==> flow/design.v <==
module register_param #(
    parameter BIT_LENGTH = 2048
) (
    input clk, rst,
    input load,
    input [BIT_LENGTH - 1 : 0] parIn,
    output reg [BIT_LENGTH - 1 : 0] parOut
);
    always@(posedge clk, posedge rst) begin
        if (rst == 1)
            parOut <= 0;
        else begin
            if (load == 1)
                parOut <= parIn;
        end
    end
endmodule
module adder #(
    parameter BIT_LENGTH = 32
) (
    input signed [BIT_LENGTH - 1 : 0] in1, in2,
    input mode,  
    output signed [BIT_LENGTH - 1 : 0] out
);
    assign out = (mode == 1) ? (in1 + in2) : (in1 - in2);
endmodule
module upCounterRE #(
    parameter BIT_LENGTH = 16
) (
    input clk, rst,
    input init_cnt, en_cnt,
    output reg [BIT_LENGTH - 1 : 0] count
);
    always @(posedge clk, posedge rst) begin
        if (rst == 1)
            count <= 0;
        else begin
            if (init_cnt == 1)
                count <= 0;
            else if (en_cnt == 1)
                count <= count + 1;
        end
    end
endmodule
module cordic_linear_DP #(
    parameter FLOAT_SIZE = 24,
    parameter INT_SIZE = 8
) (
    input clk, rst,
    input signed [INT_SIZE + FLOAT_SIZE - 1:0] x, y, z,
    input mode,
    input loadX, loadY, loadZ,loadMode,
    input sel_input, adder_mode,
    input init_cnt, en_cnt,
    output signed [INT_SIZE + FLOAT_SIZE - 1:0] x_out, y_out, z_out,
    output co, phi
);
    wire signed [INT_SIZE + FLOAT_SIZE - 1:0] y_in, z_in;
    wire signed [INT_SIZE + FLOAT_SIZE - 1:0] out_adder_y, out_adder_z;
    assign y_in = (sel_input == 1) ? y : out_adder_y; 
    assign z_in = (sel_input == 1) ? z : out_adder_z; 
    register_param #(.BIT_LENGTH(INT_SIZE + FLOAT_SIZE)) X_Reg(
        .clk(clk),
        .rst(rst),
        .load(loadX),
        .parIn(x),
        .parOut(x_out)
    );
    register_param #(.BIT_LENGTH(INT_SIZE + FLOAT_SIZE)) Y_Reg(
        .clk(clk),
        .rst(rst),
        .load(loadY),
        .parIn(y_in),
        .parOut(y_out)
    );
    register_param #(.BIT_LENGTH(INT_SIZE + FLOAT_SIZE)) Z_Reg(
        .clk(clk),
        .rst(rst),
        .load(loadZ),
        .parIn(z_in),
        .parOut(z_out)
    );
    wire mode_val;
    register_param #(.BIT_LENGTH(1)) M_Reg(
        .clk(clk),
        .rst(rst),
        .load(loadMode),
        .parIn(mode),
        .parOut(mode_val)
    );
    wire [$clog2(FLOAT_SIZE) : 0] iter;
    upCounterRE #(.BIT_LENGTH($clog2(FLOAT_SIZE) + 1)) Iter_Count(
        .clk(clk),
        .rst(rst),
        .init_cnt(init_cnt),
        .en_cnt(en_cnt),
        .count(iter)
    );
    assign co = (iter == (FLOAT_SIZE)) ? 1'b1 : 1'b0;
    wire signed [INT_SIZE + FLOAT_SIZE - 1:0] x_shift, one, one_shift;
    assign x_shift = x >>> iter;
    assign one = { {(INT_SIZE-1){1'b0}}, 1'b1, {(FLOAT_SIZE){1'b0}} }; 
    assign one_shift = one >>> iter;
    adder #(.BIT_LENGTH(INT_SIZE + FLOAT_SIZE)) Y_Adder(
        .in1(y_out),
        .in2(x_shift),
        .mode(adder_mode),
        .out(out_adder_y)
    );
    adder #(.BIT_LENGTH(INT_SIZE + FLOAT_SIZE)) Z_Adder(
        .in1(z_out),
        .in2(one_shift),
        .mode(~adder_mode),
        .out(out_adder_z)
    );
    wire phi_rotate, phi_vector; 
    assign phi_rotate = (z_out[INT_SIZE + FLOAT_SIZE - 1] == 1) ? 1'b0 : 1'b1;
    assign phi_vector = (y_out[INT_SIZE + FLOAT_SIZE - 1] == 1) ? 1'b1 : 1'b0;
    assign phi = (mode_val == 1) ? phi_vector : phi_rotate;
endmodule
module cordic_linear_CU (
    input clk, rst,
    input start,
    input co, phi,
    output reg loadX, loadY, loadZ,loadMode,
    output reg sel_input, adder_mode,
    output reg init_cnt, en_cnt,
    output reg done
);
    parameter [1:0] IDLE = 0, INIT = 1, CALC = 2, DONE = 3;
    reg [1:0] ps, ns;
    always @(ps, start, co) begin
        case (ps)
            IDLE: ns = (start == 1) ? INIT : IDLE;
            INIT: ns = (start == 1 ) ? INIT : CALC;
            CALC: ns = (co == 1) ? DONE : CALC;
            DONE: ns = IDLE;
            default: ns = IDLE;
        endcase
    end
    always @(ps, phi) begin
        loadX = 0;
        loadY = 0;
        loadZ = 0;
        loadMode = 0;
        sel_input = 0;
        adder_mode = 0;
        init_cnt = 0;
        en_cnt = 0;
        done = 0;
        case (ps)
            IDLE: ;
            INIT: begin
                init_cnt = 1;
                loadX = 1;
                loadY = 1;
                loadZ = 1;
                loadMode = 1;
                sel_input = 1;
            end
            CALC: begin
                adder_mode = phi;
                en_cnt = 1;
                sel_input = 0;
                loadY = 1;
                loadZ = 1;
            end 
            DONE: done = 1;
            default: ;
        endcase
    end
    always @(posedge clk or posedge rst) begin
        if (rst == 1)
            ps <= IDLE;
        else 
            ps <= ns;
    end
endmodule
module cordic_linear #(
    parameter FLOAT_SIZE = 24,
    parameter INT_SIZE = 8
) (
    input clk, rst,
    input start,
    input signed [INT_SIZE + FLOAT_SIZE - 1:0] x, y, z,
    input mode,
    output signed [INT_SIZE + FLOAT_SIZE - 1:0] x_out, y_out, z_out,
    output done
);
    wire loadX, loadY, loadZ, loadMode;
    wire sel_input, adder_mode;
    wire init_cnt, en_cnt;
    wire co, phi;
    cordic_linear_DP #(.FLOAT_SIZE(FLOAT_SIZE), .INT_SIZE(INT_SIZE)) DP (
        .clk(clk),
        .rst(rst),
        .x(x),
        .y(y),
        .z(z),
        .mode(mode),
        .loadX(loadX),
        .loadY(loadY),
        .loadZ(loadZ),
        .loadMode(loadMode),
        .sel_input(sel_input),
        .adder_mode(adder_mode),
        .init_cnt(init_cnt),
        .en_cnt(en_cnt),
        .x_out(x_out),
        .y_out(y_out),
        .z_out(z_out),
        .co(co),
        .phi(phi)
    );
    cordic_linear_CU CU (
        .clk(clk),
        .rst(rst),
        .start(start),
        .co(co),
        .phi(phi),
        .loadX(loadX),
        .loadY(loadY),
        .loadZ(loadZ),
        .loadMode(loadMode),
        .sel_input(sel_input),
        .adder_mode(adder_mode),
        .init_cnt(init_cnt),
        .en_cnt(en_cnt),
        .done(done)
    );
endmodule
module reciprocal_float_DP (
    input clk, rst,
    input [31:0] x,
    input loadE, loadM, loadS,
    input selE, start_cordic,
    output [31:0] out,
    output done_cordic, zero_flag
);
    wire [7:0] E_val, E_in;
    wire [7:0] out_sub, E_reg_in;
    assign E_in = x[30:23];
    register_param #(.BIT_LENGTH(8)) E_Reg(
        .clk(clk),
        .rst(rst),
        .load(loadE),
        .parIn(E_reg_in),
        .parOut(E_val)
    );
    wire [22:0] M_val, M_in;
    assign M_in = x[22:0];
    register_param #(.BIT_LENGTH(23)) M_Reg(
        .clk(clk),
        .rst(rst),
        .load(loadM),
        .parIn(M_in),
        .parOut(M_val)
    );
    wire S_val, S_in;
    assign S_in = x[31];
    register_param #(.BIT_LENGTH(1)) S_Reg(
        .clk(clk),
        .rst(rst),
        .load(loadS),
        .parIn(S_in),
        .parOut(S_val)
    );
    assign E_reg_in = (selE == 1) ? E_in : out_sub;
    wire frac_zero;
    assign frac_zero = ~(|M_val);
    wire cin;
    assign cin = (frac_zero == 1) ? 1'b1 : 1'b0;
    assign out_sub = $unsigned(8'd253) - $unsigned(E_val) + cin;
    localparam FLOAT_SIZE = 24;
    localparam INT_SIZE = 2;
    wire signed [INT_SIZE + FLOAT_SIZE - 1:0] x_in, z, y;
    assign y = { {(INT_SIZE-1){1'b0}}, 1'b1, {(FLOAT_SIZE){1'b0}} };  
    assign z = {(INT_SIZE + FLOAT_SIZE){1'b0}};  
    assign x_in = { 2'b01, M_val, 1'b0};
    wire mode;
    assign mode = 1'b1;  
    wire signed [INT_SIZE + FLOAT_SIZE - 1:0] x_out, y_out, z_out;
    cordic_linear #(.FLOAT_SIZE(FLOAT_SIZE), .INT_SIZE(INT_SIZE)) Cordic_core(
        .clk(clk),
        .rst(rst),
        .start(start_cordic),
        .x(x_in),
        .y(y),
        .z(z),
        .mode(mode),
        .x_out(x_out),
        .y_out(y_out),
        .z_out(z_out),
        .done(done_cordic)
    );
    assign out = {S_val, E_val, z_out[22:0] };
    wire exp_zero;
    assign exp_zero = ~(|E_val);
    assign zero_flag = exp_zero && frac_zero;
endmodule
module reciprocal_float_CU (
    input clk, rst,
    input start,
    input done_cordic, zero_input,
    output reg loadE, loadM, loadS,
    output reg selE, start_cordic,
    output reg done, zero_flag
);
    parameter [2:0] IDLE = 0, INIT = 1, EXP = 2, CALC = 3, ZERO = 4;
    reg [2:0] ps, ns;
    always @(ps, start, zero_input, done_cordic) begin
        case (ps)
            IDLE: ns = (start == 1) ? INIT : IDLE;
            INIT: ns = (start == 1) ? INIT : EXP;
            EXP: ns = (zero_input == 1) ? ZERO : CALC;
            CALC: ns = (done_cordic == 1) ? IDLE : CALC;
            ZERO: ns = IDLE; 
            default: ns = IDLE;
        endcase
    end
    always @(ps, done_cordic, zero_input) begin
        loadE = 0;
        loadM = 0;
        loadS = 0;
        selE = 0;
        start_cordic = 0;
        done = 0;
        zero_flag = 0;
        case (ps)
            IDLE: ;
            INIT: begin
                selE = 1;
                loadE = 1;
                loadM = 1;
                loadS = 1;
            end 
            EXP: begin
                loadE = 1;
                start_cordic = ~zero_input;  
            end
            CALC: done = done_cordic;
            ZERO: begin
                done = 1;
                zero_flag = 1;
            end
            default: ;
        endcase
    end
    always @(posedge clk or posedge rst) begin
        if (rst == 1)
            ps <= IDLE;
        else 
            ps <= ns;
    end
endmodule
module reciprocal_float(
    input clk, rst,
    input start,
    input [31:0] x,
    output [31:0] out,
    output done, zero_flag
);
    wire loadE, loadM, loadS;
    wire selE, start_cordic;
    wire done_cordic, zero_input;
    reciprocal_float_DP DP (
        .clk(clk),
        .rst(rst),
        .x(x),
        .loadE(loadE),
        .loadM(loadM),
        .loadS(loadS),
        .selE(selE),
        .start_cordic(start_cordic),
        .out(out),
        .done_cordic(done_cordic),
        .zero_flag(zero_input)
    );
    reciprocal_float_CU CU (
        .clk(clk),
        .rst(rst),
        .start(start),
        .done_cordic(done_cordic),
        .zero_input(zero_input),
        .loadE(loadE),
        .loadM(loadM),
        .loadS(loadS),
        .selE(selE),
        .start_cordic(start_cordic),
        .done(done),
        .zero_flag(zero_flag)
    );
endmodule
== Reports on reciprocal_float ==
What the tools print for reciprocal_float, step after step.
Lines are those of the file above, counted from 1.
Operators: Yosys type, input widths -> output width; for muxes data width and select width s.
Cell names lack the library's common part.
A cell with - has no value.
Inputs
  top module: reciprocal_float
  clock port: clk
  cell library: sky130hd
  library corner: tt_025C_1v80

== After elaboration ==
Counts by Yosys on the flattened word-level netlist (proc, flatten, opt, wreduce; memories kept). Register bits leave out memories and registers merged into their read ports (data or address). Print and check cells are left out. Cells with the same type and inputs are merged into one.
Storage and ports
  register bits: 96
  input bits: 35
  output and inout bits: 34
  word-level cells: 72
Cells by class
  $add $sub $neg: 7
  equality and inequality tests: 8
  shifts and indexed selects: 2
  mux-type cells: 31
  bitwise operators: 3
  reduce/logical cells: 12
Operator list (count)
  $mux 26: 4
  $add 26x26->26: 2
  $sub 26x26->26: 2
  $sshr 26x6->26: 1
  $sshr 26x6->26 const A: 1
  $reduce_or 23->1: 1
  $pmux 3 s4: 1
  $mux 1: 12
  $mux 6: 2
  $pmux 1 s2: 6
  $reduce_or 3->1: 3
  $add 8x1->8: 1
  $sub 8x8->8 const A: 1
  $reduce_or 8->1: 1
  $pmux 2 s4: 1
  $mux 8: 1
  $reduce_or 2->1: 3
  $eq 3x2->1 const B: 2
  $add 6x1->6 const B: 1
  $eq 6x5->1 const B: 1
  $mux 2: 3
  $eq 2x2->1 const B: 2
  $not 1->1: 3
  $eq 3x1->1 const B: 1
  $eq 3x3->1 const B: 1
  $logic_not 3->1: 1
  $mux 3: 1
  $eq 2x1->1 const B: 1
Other operator kinds: 3; their cells: 3.

== Logic depth ==
Yosys ltp: most cells in a row. Word level: on the elaborated netlist, between registers, memories and ports. Mapped: between sequential cells and ports; inverters and the memories' decode and read muxes count.
Depth
  depth after elaboration: 7
  ABC_AREA: 0
  mapped depth: 26
  gate-level depth less buffers: 23

== Mapped cells and area ==
The flow's flattened synthesis, as Yosys stat reports it; memories are mapped. The netlist is that of the ABC_AREA named above (0 if unset); the other value can give another one.
Mapped netlist
  cell count: 1067
  cell area after synthesis: 9162.5 um^2
  sequential part of the area: 2504.9 um^2
  mapped flip-flops: 100
Cell types (count)
  dfrtp_1: 98
  ha_1: 63
  o21ai_0: 101
  nand2_1: 132
  mux2_2: 41
  mux4_2: 19
  a21oi_1: 75
  xnor2_1: 40
  nor2_1: 70
  xor2_1: 30
  buf_4: 26
  clkbuf_1: 46
  a21o_1: 20
  inv_1: 29
  mux2i_1: 10
  nor3_1: 19
  nand3_1: 18
  o31ai_1: 12
Other cell types: 60; their cells: 218.
The figures by module come from a second, unflattened synthesis with its own total; it is not the netlist above.
Unflattened totals
  cells (unflattened synthesis): 1162
  area total of the unflattened synthesis: 11626.2 um^2
Each row is one instance without its submodules.
By module
  adder #(BIT_LENGTH=26): times used 2, cells 263, area 1885.6 um^2
  register_param #(BIT_LENGTH=26): times used 3, cells 56, area 1073.5 um^2
  cordic_linear_DP: times used 1, cells 278, area 2348.5 um^2
  register_param #(BIT_LENGTH=23): times used 1, cells 49, area 860.8 um^2
  register_param #(BIT_LENGTH=8): times used 1, cells 18, area 335.3 um^2
  reciprocal_float_DP: times used 1, cells 51, area 315.3 um^2
  upCounterRE #(BIT_LENGTH=6): times used 1, cells 27, area 277.8 um^2
  reciprocal_float_CU: times used 1, cells 19, area 210.2 um^2
  cordic_linear_CU: times used 1, cells 20, area 198.9 um^2
  register_param #(BIT_LENGTH=1): times used 2, cells 3, area 43.8 um^2
  cordic_linear: times used 1, cells 0, area 0.0 um^2
  reciprocal_float: times used 1, cells 0, area 0.0 um^2

== Path before layout ==
Source: OpenSTA report_checks on the synthesized netlist (no wires, ideal clock, input and output delay 20% of the period each), path of least setup slack; recovery checks are left aside. Register names are those of the netlist, which keeps one name where synthesis merged equal registers.
Timing post-synthesis
  path kind: register -> register
  start: reg DP.Cordic_core.DP.Iter_Count.count[0]
  end: reg DP.Cordic_core.DP.Y_Reg.parOut[25]
  clock period: 11000 ps
  library setup time: 135 ps
  time at the first pin: 0 ps
  arrival time: 5208 ps
  required time: 10865 ps
  slack: 5657 ps
  path delay: 5343 ps
  stages on the path: 24
  buffers on the path: 2
  period reached after synthesis: 5343 ps
"path delay" is the arrival time less input delay plus setup time.
"stages on the path": output pins that drive a net of the path, with the launching flip-flop's if there is one; two outputs of one cell count as two.
"period reached after synthesis" is the clock period less the worst setup slack; recovery checks do not enter. This is arithmetic on one report: input and output delays are still those of the set period (20% each).
Between the ends stands the longest chain of elaborated cells between them, by number of cells; it is not shown to be the way that was timed. Of several equally long chains one is given.
Each line given opens the expression or statement behind the cell; cells for indexed reads and writes are added by Yosys, which also makes memories of some case tables.
At most two assigning lines are given for a register; there are more.
Between the ends, post-synthesis
  path through: dfrtp_1 -> buf_6 -> buf_2 -> inv_1 -> ha_1 -> and3b_1 -> a31oi_1 -> a211o_1 -> o211a_1 -> ha_1 -> nand2_1 -> or4_1 -> o41ai_1 -> xnor2_1 -> ha_1 -> a21o_1 -> a22o_1 -> o41ai_1 -> o21ai_0 -> a21oi_1 -> o31ai_1 -> and4_1 -> a2111oi_2 -> nand3_1
  length of the longest elaborated chain: 4
  elaborated cells between the ends (all ways): 5
  RTL lines with such cells: 3
Ends and longest elaborated chain, post-synthesis
  start: declaration: line 32  | output reg [BIT_LENGTH - 1 : 0] count
  start: assignment: line 36  | count <= 0;
  start: assignment: line 41  | count <= count + 1;
  $sshr 26x6->26: line 101  | assign x_shift = x >>> iter;
  $sub 26x26->26: line 25  | assign out = (mode == 1) ? (in1 + in2) : (in1 - in2);
  $mux 26: line 25
  $mux 26: line 60  | assign y_in = (sel_input == 1) ? y : out_adder_y;
  end: assignment: line 11  | parOut <= 0;
  end: assignment: line 14  | parOut <= parIn;
  end: declaration: line 7  | output reg [BIT_LENGTH - 1 : 0] parOut

== Path in the finished layout ==
Path of least setup slack in the final report of entry A (OpenROAD, finished layout, wires in). Where an end is a register, its clock arrival counts in the times.
The path's times are printed in steps of 10 ps; the period is the one set.
Timing post-layout
  path kind: register -> register
  start: reg DP.Cordic_core.DP.Iter_Count.count[0]
  end: reg DP.Cordic_core.DP.Y_Reg.parOut[25]
  clock period: 10300 ps
  library setup time: 130 ps
  time at the first pin: 390 ps
  arrival time: 7030 ps
  required time: 10570 ps
  slack: 3540 ps
  stages on the path: 21
  buffers on the path: 2
Between the ends stands the longest chain of elaborated cells between them, by number of cells; it is not shown to be the way that was timed. Of several equally long chains one is given.
At most two assigning lines are given for a register; there are more.
Between the ends, post-layout
  path through: dfrtp_1 -> buf_6 -> buf_2 -> inv_1 -> ha_1 -> mux2_2 -> a222oi_1 -> nand4_1 -> or4_1 -> o41ai_1 -> xnor2_1 -> ha_1 -> a21o_1 -> a22o_1 -> o41ai_1 -> o21ai_0 -> a21oi_1 -> o31ai_1 -> and4_1 -> a2111oi_2 -> nand3_1
  length of the longest elaborated chain: 4
  elaborated cells between the ends (all ways): 5
  RTL lines with such cells: 3
Ends and longest elaborated chain, post-layout
  start: declaration: line 32  | output reg [BIT_LENGTH - 1 : 0] count
  start: assignment: line 36  | count <= 0;
  start: assignment: line 41  | count <= count + 1;
  $sshr 26x6->26: line 101  | assign x_shift = x >>> iter;
  $sub 26x26->26: line 25  | assign out = (mode == 1) ? (in1 + in2) : (in1 - in2);
  $mux 26: line 25
  $mux 26: line 60  | assign y_in = (sel_input == 1) ? y : out_adder_y;
  end: assignment: line 11  | parOut <= 0;
  end: assignment: line 14  | parOut <= parIn;
  end: declaration: line 7  | output reg [BIT_LENGTH - 1 : 0] parOut

Hand-over note for reciprocal_float

Design reciprocal_float on sky130hd. What follows are 4 stored runs of the flow, each under its own settings; their order means nothing. The constraints put input and output delay at 20% of the set period each and load the outputs with 0.01 pF.
By "worst setup path time" is meant the share of the clock period that the worst setup path is allowed (20% is reserved at inputs, 20% at outputs), minus its slack. Clock arrival times at its registers enter into it.
"worst setup path time" is known to 10 ps.
[entry A] settings: CELL_PAD_IN_SITES_GLOBAL_PLACEMENT=2, CORE_ASPECT_RATIO=1.79, CORE_UTILIZATION=40, GPL_ROUTABILITY_DRIVEN=1, GPL_TIMING_DRIVEN=0, MAX_ROUTING_LAYER=met4, PLACE_DENSITY_LB_ADDON=0.24, TNS_END_PERCENT=20, period_ns=10.3, CAP_MARGIN=20, CORE_MARGIN=2, SLEW_MARGIN=20
[entry A] result: chip area after synthesis (Yosys) 9162.5 um^2, die area 24185.1 um^2, standard-cell area of the final layout 10553.9 um^2, worst setup slack after layout 3540 ps, total negative slack 0 ps, worst setup path time 6760 ps, worst setup path kind register -> register
[entry B] settings: ABC_AREA=1, CELL_PAD_IN_SITES_GLOBAL_PLACEMENT=2, CORE_UTILIZATION=33, CTS_CLUSTER_SIZE=94, MIN_ROUTING_LAYER=met1, PLACE_DENSITY_LB_ADDON=0.12, SETUP_SLACK_MARGIN=1.15, period_ns=5.02, CAP_MARGIN=20, CORE_MARGIN=2, SLEW_MARGIN=20
[entry B] result: chip area after synthesis (Yosys) 9416.5 um^2, die area 29901.3 um^2, standard-cell area of the final layout 12090.3 um^2, worst setup slack after layout 864 ps, total negative slack 0 ps, worst setup path time 4160 ps, worst setup path kind register -> register
[entry C] settings: CAP_MARGIN=25, CELL_PAD_IN_SITES_GLOBAL_PLACEMENT=1, CORE_MARGIN=4, CORE_UTILIZATION=65, SETUP_SLACK_MARGIN=0.56, period_ns=7.62, SLEW_MARGIN=20
[entry C] result: chip area after synthesis (Yosys) 9162.5 um^2, die area 16059.2 um^2, standard-cell area of the final layout 10044.6 um^2, worst setup slack after layout 1103 ps, total negative slack 0 ps, worst setup path time 6520 ps, worst setup path kind register -> register
[entry D] settings: ABC_AREA=1, CAP_MARGIN=30, CELL_PAD_IN_SITES_GLOBAL_PLACEMENT=2, CORE_ASPECT_RATIO=0.74, CORE_MARGIN=8, CORE_UTILIZATION=19, CTS_CLUSTER_SIZE=47, GPL_ROUTABILITY_DRIVEN=1, GPL_TIMING_DRIVEN=0, MAX_ROUTING_LAYER=met5, MIN_ROUTING_LAYER=met2, PLACE_DENSITY=0.65, SLEW_MARGIN=25, TNS_END_PERCENT=30, period_ns=11.4
[entry D] result: chip area after synthesis (Yosys) 9416.5 um^2, die area 57021.3 um^2, standard-cell area of the final layout 11240.8 um^2, worst setup slack after layout 5620 ps, total negative slack 0 ps, worst setup path time 5780 ps, worst setup path kind register -> register

End of note.
